==> flow/design.v <==
module CORDIC_COS_SIN #(
    parameter DATA_WIDTH = 16,
    parameter PHASE_WIDTH = 32,
    parameter STAGE = 16
) (
    input clk,
    input rst,
    input en,
    input mode,      
    input signed [DATA_WIDTH-1:0] x0,
    input signed [DATA_WIDTH-1:0] y0,
    input signed [PHASE_WIDTH-1:0] phase,    
    output valid,
    output [DATA_WIDTH:0] cos,
    output [DATA_WIDTH:0] sin
);
parameter K = 32'd39797;     
parameter [PHASE_WIDTH*STAGE-1:0] atan = {32'd128, 32'd256, 32'd448, 32'd896, 32'd1856, 32'd3648, 32'd7360, 32'd14656, 32'd29312,
                                         32'd58688, 32'd117312, 32'd234368, 32'd466944, 32'd919872, 32'd1740992, 32'd2949120};
integer i, j;
wire [1:0] quadrant;
assign quadrant = phase[PHASE_WIDTH-1:PHASE_WIDTH-2];
reg signed [DATA_WIDTH:0] x_pre;
reg signed [DATA_WIDTH:0] y_pre;
reg signed [PHASE_WIDTH-1:0] z_pre;
reg signed [DATA_WIDTH:0] x [0:STAGE-1];
reg signed [DATA_WIDTH:0] y [0:STAGE-1];
reg signed [PHASE_WIDTH-1:0] z [0:STAGE-1];
reg signed [DATA_WIDTH:0] x_shift [0:STAGE-1]; 
reg signed [DATA_WIDTH:0] y_shift [0:STAGE-1];
reg [STAGE-1:0] sign;
always @(*) begin
    for(i=0; i<STAGE; i=i+1)begin
        x_shift[i] = x[i] >>> i;
        y_shift[i] = y[i] >>> i;
        sign[i] = z[i][PHASE_WIDTH-1];
    end
end
wire [DATA_WIDTH:0] x0_pos, x0_neg;
wire [DATA_WIDTH:0] y0_pos, y0_neg;
assign x0_pos = (x0 == 0) ? 0 : {1'b0, x0};
assign x0_neg = (x0 == 0) ? 0 : {1'b1, (~x0)+16'b1};
assign y0_pos = (y0 == 0) ? 0 : {1'b0, y0};
assign y0_neg = (y0 == 0) ? 0 : {1'b1, (~y0)+16'b1};
always @(posedge clk or posedge rst) begin
    if(rst)begin
        x_pre <= 0;
        y_pre <= 0;
        z_pre <= 0;
    end
    else begin
        if(en)begin
            case (quadrant)
                0:begin
                    x_pre <= x0_pos;
                    y_pre <= y0_pos;
                    z_pre <= phase;
                end
                1:begin
                    x_pre <= y0_neg;
                    y_pre <= x0_pos;
                    z_pre <= {2'b00, phase[29:0]};
                end
                2:begin
                    x_pre <= y0_pos;
                    y_pre <= x0_neg;
                    z_pre <= {2'b11, phase[29:0]};
                end
                3:begin
                    x_pre <= x0_pos;
                    y_pre <= y0_pos;
                    z_pre <= phase;
                end
            endcase
        end
        else begin
            x_pre <= 0;
            y_pre <= 0;
            z_pre <= 0;
        end
    end
end
always @(posedge clk or posedge rst) begin
    if(rst)begin
        for(i=0; i<STAGE; i=i+1)begin
            x[i] <= 0;
            y[i] <= 0;
            z[i] <= 0;
        end
    end
    else begin
        x[0] <= x_pre;
        y[0] <= y_pre;
        z[0] <= z_pre;
        for(i=0; i<STAGE-1; i=i+1)begin    
            x[i+1] <= sign[i] ? x[i]+y_shift[i] : x[i]-y_shift[i];
            y[i+1] <= sign[i] ? y[i]-x_shift[i] : y[i]+x_shift[i];
            z[i+1] <= sign[i] ? z[i]+atan[32*(i+1)-1 -: 32] : z[i]-atan[32*(i+1)-1 -: 32];
        end
    end
end
assign cos = x[STAGE-1];
assign sin = y[STAGE-1];
assign valid = en_dly[STAGE];
reg [4:0] cnt;
always @(posedge clk or posedge rst) begin
    if(rst)begin
        cnt <= 0;
    end
    else begin
        if(cnt == 0)begin
            if(en)begin
                cnt <= cnt + 1;
            end
        end
        else begin
            cnt <= (cnt == 16) ? 0 : cnt+1;
        end
    end
end
reg [STAGE:0] en_dly;
always @(posedge clk or posedge rst) begin
    if(rst)begin
        en_dly <= 0;
    end
    else begin
        en_dly[0] <= en;
        for(i=0; i<STAGE; i=i+1)begin
            en_dly[i+1] <= en_dly[i];
        end
    end
end
endmodule
# Step by step through the tools: CORDIC_COS_SIN
# What the tools print for CORDIC_COS_SIN, step after step.
# Line numbers count from 1 in the design file above.
# Library cell names are shortened.
design:
  design: "CORDIC_COS_SIN"
  clock: "clk"
  cell_library: "sky130hd"
  corner: "tt_025C_1v80"

# Word level
# Counts by Yosys on the flattened word-level netlist (proc, flatten, opt, wreduce). Print and check cells are left out. Cells with the same type and inputs are merged into one.
op_classes:
  add_sub_neg: 89
  n_eq: 3
  n_mux: 54
  logic: 2
  n_reduce_logical: 4
ops:
  columns: ["operator", "count"]
  rows:
  - ["two-way mux 17 bit", 34]
  - ["two-way mux 32 bit", 15]
  - ["case mux 17 bit (select 3 bit)", 2]
  - ["case mux 32 bit (select 3 bit)", 1]
  - ["adder 17 x 10 -> 17 bit", 2]
  - ["subtractor 17 x 10 -> 17 bit", 2]
  - ["adder 17 x 11 -> 17 bit", 2]
  - ["subtractor 17 x 11 -> 17 bit", 2]
  - ["adder 17 x 12 -> 17 bit", 2]
  - ["subtractor 17 x 12 -> 17 bit", 2]
  - ["adder 17 x 13 -> 17 bit", 2]
  - ["subtractor 17 x 13 -> 17 bit", 2]
  - ["adder 17 x 14 -> 17 bit", 2]
  - ["subtractor 17 x 14 -> 17 bit", 2]
  - ["adder 17 x 15 -> 17 bit", 2]
  - ["subtractor 17 x 15 -> 17 bit", 2]
  - ["adder 17 x 16 -> 17 bit", 2]
  - ["subtractor 17 x 16 -> 17 bit", 2]
  - ["subtractor 17 bit", 2]
  - ["adder 17 x 3 -> 17 bit", 2]
  - ["subtractor 17 x 3 -> 17 bit", 2]
  - ["adder 17 x 4 -> 17 bit", 2]
  - ["subtractor 17 x 4 -> 17 bit", 2]
  - ["adder 17 x 5 -> 17 bit", 2]
  - ["subtractor 17 x 5 -> 17 bit", 2]
  - ["adder 17 x 6 -> 17 bit", 2]
  - ["subtractor 17 x 6 -> 17 bit", 2]
  - ["adder 17 x 7 -> 17 bit", 2]
# Other operator kinds: 42; their cells: 52.
word_totals:
  register_bits: 1107
  inputBits: 68
  out_inout_bits: 35
  elab_cells: 203

# Depth
# Depth = most cells in a row (Yosys ltp): at word level without a register or memory, in the mapped netlist without a sequential cell, where the memories' decode and read muxes count.
logic_depth:
  depth_word: 5
  abc_area: 0
  ltp_mapped: 16
  depth_no_buf: 16

# Synthesis result
# The flow's flattened synthesis, as Yosys stat reports it; memories are mapped. The netlist is that of the ABC_AREA named above (0 if unset); the other value can give another one.
mapped:
  mapped_cells: 7208
  mapped_area_um2: 67911.4
  ff_cells: 983
by_type:
  columns: ["cell_type", "count"]
  rows:
  - ["dfrtp_1", 983]
  - ["ha_1", 882]
  - ["xnor2_1", 578]
  - ["a21oi_1", 674]
  - ["xor2_1", 273]
  - ["nor2_1", 554]
  - ["o21ai_0", 395]
  - ["inv_1", 452]
  - ["nand2_1", 422]
  - ["a21o_1", 198]
  - ["nor3_1", 201]
  - ["fa_1", 44]
  - ["nand3_1", 162]
  - ["a211oi_1", 99]
  - ["nor2b_1", 108]
  - ["and3_1", 100]
  - ["o21bai_1", 81]
  - ["and2_1", 92]
# Not listed: further types 64, cells in them 910.

# Timing after synthesis
# Path of least setup slack by OpenSTA after synthesis, without wires, with an ideal clock, recovery checks aside; 20% of the period is set as input and as output delay. Where synthesis merged equal registers, the netlist keeps one of their names.
synth_timing:
  path_kind: "register -> register"
  from: "register z[11][31]"
  to: "register z[12][30]"
  tclk_ns: 5.0
  launch_ns: 0.000
  arrival_ns: 3.978
  required_ns: 4.933
  slack_ns: 0.954
  path_delay_ns: 4.045
  driving_pins: 14
  synth_period_reached_ns: 4.046
# "path_delay_ns" is the arrival time less input delay plus setup time.
# "driving_pins" counts driving pins, that of a launching flip-flop among them; a cell with two outputs on the path counts twice.
# "synth_period_reached_ns" = period - worst setup slack (recovery checks aside). The figure is calculated, with input and output delays left at 20% of the set period.
# The rows between start and end are the longest chain of elaborated cells between them; the timing report does not say that the signal goes this way. Where chains are equally long, one stands for them.
# Each line given opens the expression or statement behind the cell; cells for indexed reads and writes are added by Yosys, which also makes memories of some case tables.
synth_between:
  cell_sequence: "dfrtp_1 > clkbuf_1 > inv_1 > clkbuf_1 > fa_1 > a211oi_1 > nor2_1 > o41a_1 > a221oi_2 > o311ai_1 > o41ai_1 > o21ai_0 > a2111oi_0 > a311o_1"
  elab_chain_len: 1
synth_lines:
  columns: ["item", "line_no", "text"]
  rows:
  - ["from (decl)", 28, "reg signed [PHASE_WIDTH-1:0] z [0:STAGE-1];"]
  - ["from (assign)", 88, "z[i] <= 0;"]
  - ["from (assign)", 98, "z[i+1] <= sign[i] ? z[i]+atan[32*(i+1)-1 -: 32] : z[i]-atan[32*(i+1)-1 -: 32];"]
  - ["two-way mux 32 bit", 98, null]
  - ["to (assign)", 88, null]
  - ["to (assign)", 98, null]
  - ["to (decl)", 28, null]

# Worst path after layout
# Path of least setup slack in the final report of run A (OpenROAD, finished layout, wires in). Where an end is a register, its clock arrival counts in the times.
layout_timing:
  path_kind: "register -> register"
  from: "register x[14][16]"
  to: "register y[15][15]"
  tclk_ns: 4.53
  launch_ns: 0.81
  arrival_ns: 4.64
  required_ns: 5.20
  slack_ns: 0.56
  driving_pins: 15
# The rows between start and end are the longest chain of elaborated cells between them; the timing report does not say that the signal goes this way. Where chains are equally long, one stands for them.
layout_between:
  cell_sequence: "dfrtp_1 > inv_1 > nand3_1 > ha_1 > inv_1 > o21ai_0 > ha_1 > a21boi_0 > o211ai_1 > a21oi_1 > a2111oi_1 > buf_4 > nor3_1 > o21ai_0 > or3b_2"
  elab_chain_len: 2
layout_lines:
  columns: ["item", "line_no", "text"]
  rows:
  - ["from (decl)", 26, "reg signed [DATA_WIDTH:0] x [0:STAGE-1];"]
  - ["from (assign)", 86, "x[i] <= 0;"]
  - ["from (assign)", 96, "x[i+1] <= sign[i] ? x[i]+y_shift[i] : x[i]-y_shift[i];"]
  - ["adder 17 x 3 -> 17 bit", 97, "y[i+1] <= sign[i] ? y[i]-x_shift[i] : y[i]+x_shift[i];"]
  - ["two-way mux 17 bit", 97, null]
  - ["to (assign)", 87, "y[i] <= 0;"]
  - ["to (assign)", 97, null]
  - ["to (decl)", 27, "reg signed [DATA_WIDTH:0] y [0:STAGE-1];"]

Design CORDIC_COS_SIN on sky130hd. What follows are 4 stored runs of the flow, each under its own settings; their order means nothing. The constraints put input and output delay at 20% of the set period each and load the outputs with 0.01 pF.
By "achieved_period_ns" is meant the clock period of the run minus its worst setup slack. This is arithmetic on one report: input and output delays are still those of the set period (20% each).
"worst_setup_path_time_ns": the worst setup path's part of the clock period (all of it between registers, 20% less for each end at a port) less its slack. A launch clock that arrives late makes it longer, a capture clock that arrives late makes it shorter.

--- run A ---
==> flow/run.sh <==
#!/bin/bash
# the make line also repeats the synthesis and layout settings of config.mk as NAME=value (left out here)
make -C /OpenROAD-flow-scripts/flow DESIGN_CONFIG=/design/flow/config.mk WORK_HOME=/design/flow/orfs CLKGATE_MAP_FILE= finish
==> flow/config.mk <==
export PLATFORM = sky130hd
export DESIGN_NAME = CORDIC_COS_SIN
export DESIGN_NICKNAME = CORDIC_COS_SIN
export VERILOG_FILES = /design/flow/design.v
export SDC_FILE = /design/flow/constraint.sdc
export NUM_CORES = 4
export LEC_CHECK = 0
export CAP_MARGIN = 20
export CELL_PAD_IN_SITES_DETAIL_PLACEMENT = 0
export CELL_PAD_IN_SITES_GLOBAL_PLACEMENT = 1
export CORE_MARGIN = 2
export CORE_UTILIZATION = 24
export MAX_ROUTING_LAYER = met4
export MIN_ROUTING_LAYER = met1
export PLACE_DENSITY_LB_ADDON = 0.04
export SETUP_SLACK_MARGIN = 0.41
export SLEW_MARGIN = 35
==> flow/constraint.sdc <==
create_clock -name core_clock -period 4.53 [get_ports {clk}]
set_input_delay 0.9060 -clock core_clock [delete_from_list [all_inputs] [get_ports {clk}]]
set_output_delay 0.9060 -clock core_clock [all_outputs]
set_load 0.01 [all_outputs]

==> results, as YAML <==
results:
  achieved_period_ns: 3.974
  final_setup_ws_ns: 0.556
  synthArea_um2: 67911.4
  total_negative_slack_ns: 0.000
  die_footprint_um2: 287237.0
  worst_setup_path_time_ns: 3.97
  worstPathKind: "register -> register"
  post_route_stdcell_area_um2: 78868.1

--- run B ---
==> flow/run.sh <==
#!/bin/bash
# the make line also repeats the synthesis and layout settings of config.mk as NAME=value (left out here)
make -C /OpenROAD-flow-scripts/flow DESIGN_CONFIG=/design/flow/config.mk WORK_HOME=/design/flow/orfs CLKGATE_MAP_FILE= finish
==> flow/config.mk <==
export PLATFORM = sky130hd
export DESIGN_NAME = CORDIC_COS_SIN
export DESIGN_NICKNAME = CORDIC_COS_SIN
export VERILOG_FILES = /design/flow/design.v
export SDC_FILE = /design/flow/constraint.sdc
export NUM_CORES = 4
export LEC_CHECK = 0
export ABC_AREA = 0
export CAP_MARGIN = 20
export CORE_ASPECT_RATIO = 1.04
export CORE_MARGIN = 2
export CORE_UTILIZATION = 41
export CTS_CLUSTER_DIAMETER = 256
export GPL_TIMING_DRIVEN = 1
export MAX_ROUTING_LAYER = met5
export PLACE_DENSITY = 0.73
export SETUP_SLACK_MARGIN = 0.32
export SLEW_MARGIN = 20
==> flow/constraint.sdc <==
create_clock -name core_clock -period 6.92 [get_ports {clk}]
set_input_delay 1.3840 -clock core_clock [delete_from_list [all_inputs] [get_ports {clk}]]
set_output_delay 1.3840 -clock core_clock [all_outputs]
set_load 0.01 [all_outputs]

==> results, as YAML <==
results:
  achieved_period_ns: 4.829
  final_setup_ws_ns: 2.091
  synthArea_um2: 67911.4
  total_negative_slack_ns: 0.000
  die_footprint_um2: 168909.0
  worst_setup_path_time_ns: 4.83
  worstPathKind: "register -> register"
  post_route_stdcell_area_um2: 75351.0

--- run C ---
==> flow/run.sh <==
#!/bin/bash
# the make line also repeats the synthesis and layout settings of config.mk as NAME=value (left out here)
make -C /OpenROAD-flow-scripts/flow DESIGN_CONFIG=/design/flow/config.mk WORK_HOME=/design/flow/orfs CLKGATE_MAP_FILE= finish
==> flow/config.mk <==
export PLATFORM = sky130hd
export DESIGN_NAME = CORDIC_COS_SIN
export DESIGN_NICKNAME = CORDIC_COS_SIN
export VERILOG_FILES = /design/flow/design.v
export SDC_FILE = /design/flow/constraint.sdc
export NUM_CORES = 4
export LEC_CHECK = 0
export ABC_AREA = 1
export CAP_MARGIN = 40
export CELL_PAD_IN_SITES_DETAIL_PLACEMENT = 2
export CELL_PAD_IN_SITES_GLOBAL_PLACEMENT = 2
export CORE_ASPECT_RATIO = 1.42
export CORE_MARGIN = 8
export CORE_UTILIZATION = 37
export CTS_CLUSTER_DIAMETER = 345
export CTS_CLUSTER_SIZE = 82
export GPL_TIMING_DRIVEN = 0
export MAX_ROUTING_LAYER = met4
export SLEW_MARGIN = 30
export TNS_END_PERCENT = 40
==> flow/constraint.sdc <==
create_clock -name core_clock -period 2.89 [get_ports {clk}]
set_input_delay 0.5780 -clock core_clock [delete_from_list [all_inputs] [get_ports {clk}]]
set_output_delay 0.5780 -clock core_clock [all_outputs]
set_load 0.01 [all_outputs]

==> results, as YAML <==
results:
  achieved_period_ns: 2.934
  final_setup_ws_ns: -0.044
  synthArea_um2: 79331.1
  total_negative_slack_ns: -0.044
  die_footprint_um2: 229710.0
  worst_setup_path_time_ns: 2.93
  worstPathKind: "register -> register"
  post_route_stdcell_area_um2: 88730.1

--- run D ---
==> flow/run.sh <==
#!/bin/bash
# the make line also repeats the synthesis and layout settings of config.mk as NAME=value (left out here)
make -C /OpenROAD-flow-scripts/flow DESIGN_CONFIG=/design/flow/config.mk WORK_HOME=/design/flow/orfs CLKGATE_MAP_FILE= finish
==> flow/config.mk <==
export PLATFORM = sky130hd
export DESIGN_NAME = CORDIC_COS_SIN
export DESIGN_NICKNAME = CORDIC_COS_SIN
export VERILOG_FILES = /design/flow/design.v
export SDC_FILE = /design/flow/constraint.sdc
export NUM_CORES = 4
export LEC_CHECK = 0
export CAP_MARGIN = 20
export CORE_MARGIN = 2
export CORE_UTILIZATION = 40
export SLEW_MARGIN = 20
==> flow/constraint.sdc <==
create_clock -name core_clock -period 4.74 [get_ports {clk}]
set_input_delay 0.9480 -clock core_clock [delete_from_list [all_inputs] [get_ports {clk}]]
set_output_delay 0.9480 -clock core_clock [all_outputs]
set_load 0.01 [all_outputs]

==> results, as YAML <==
results:
  achieved_period_ns: 3.945
  final_setup_ws_ns: 0.795
  synthArea_um2: 67911.4
  total_negative_slack_ns: 0.000
  die_footprint_um2: 173089.0
  worst_setup_path_time_ns: 3.94
  worstPathKind: "register -> register"
  post_route_stdcell_area_um2: 75844.0
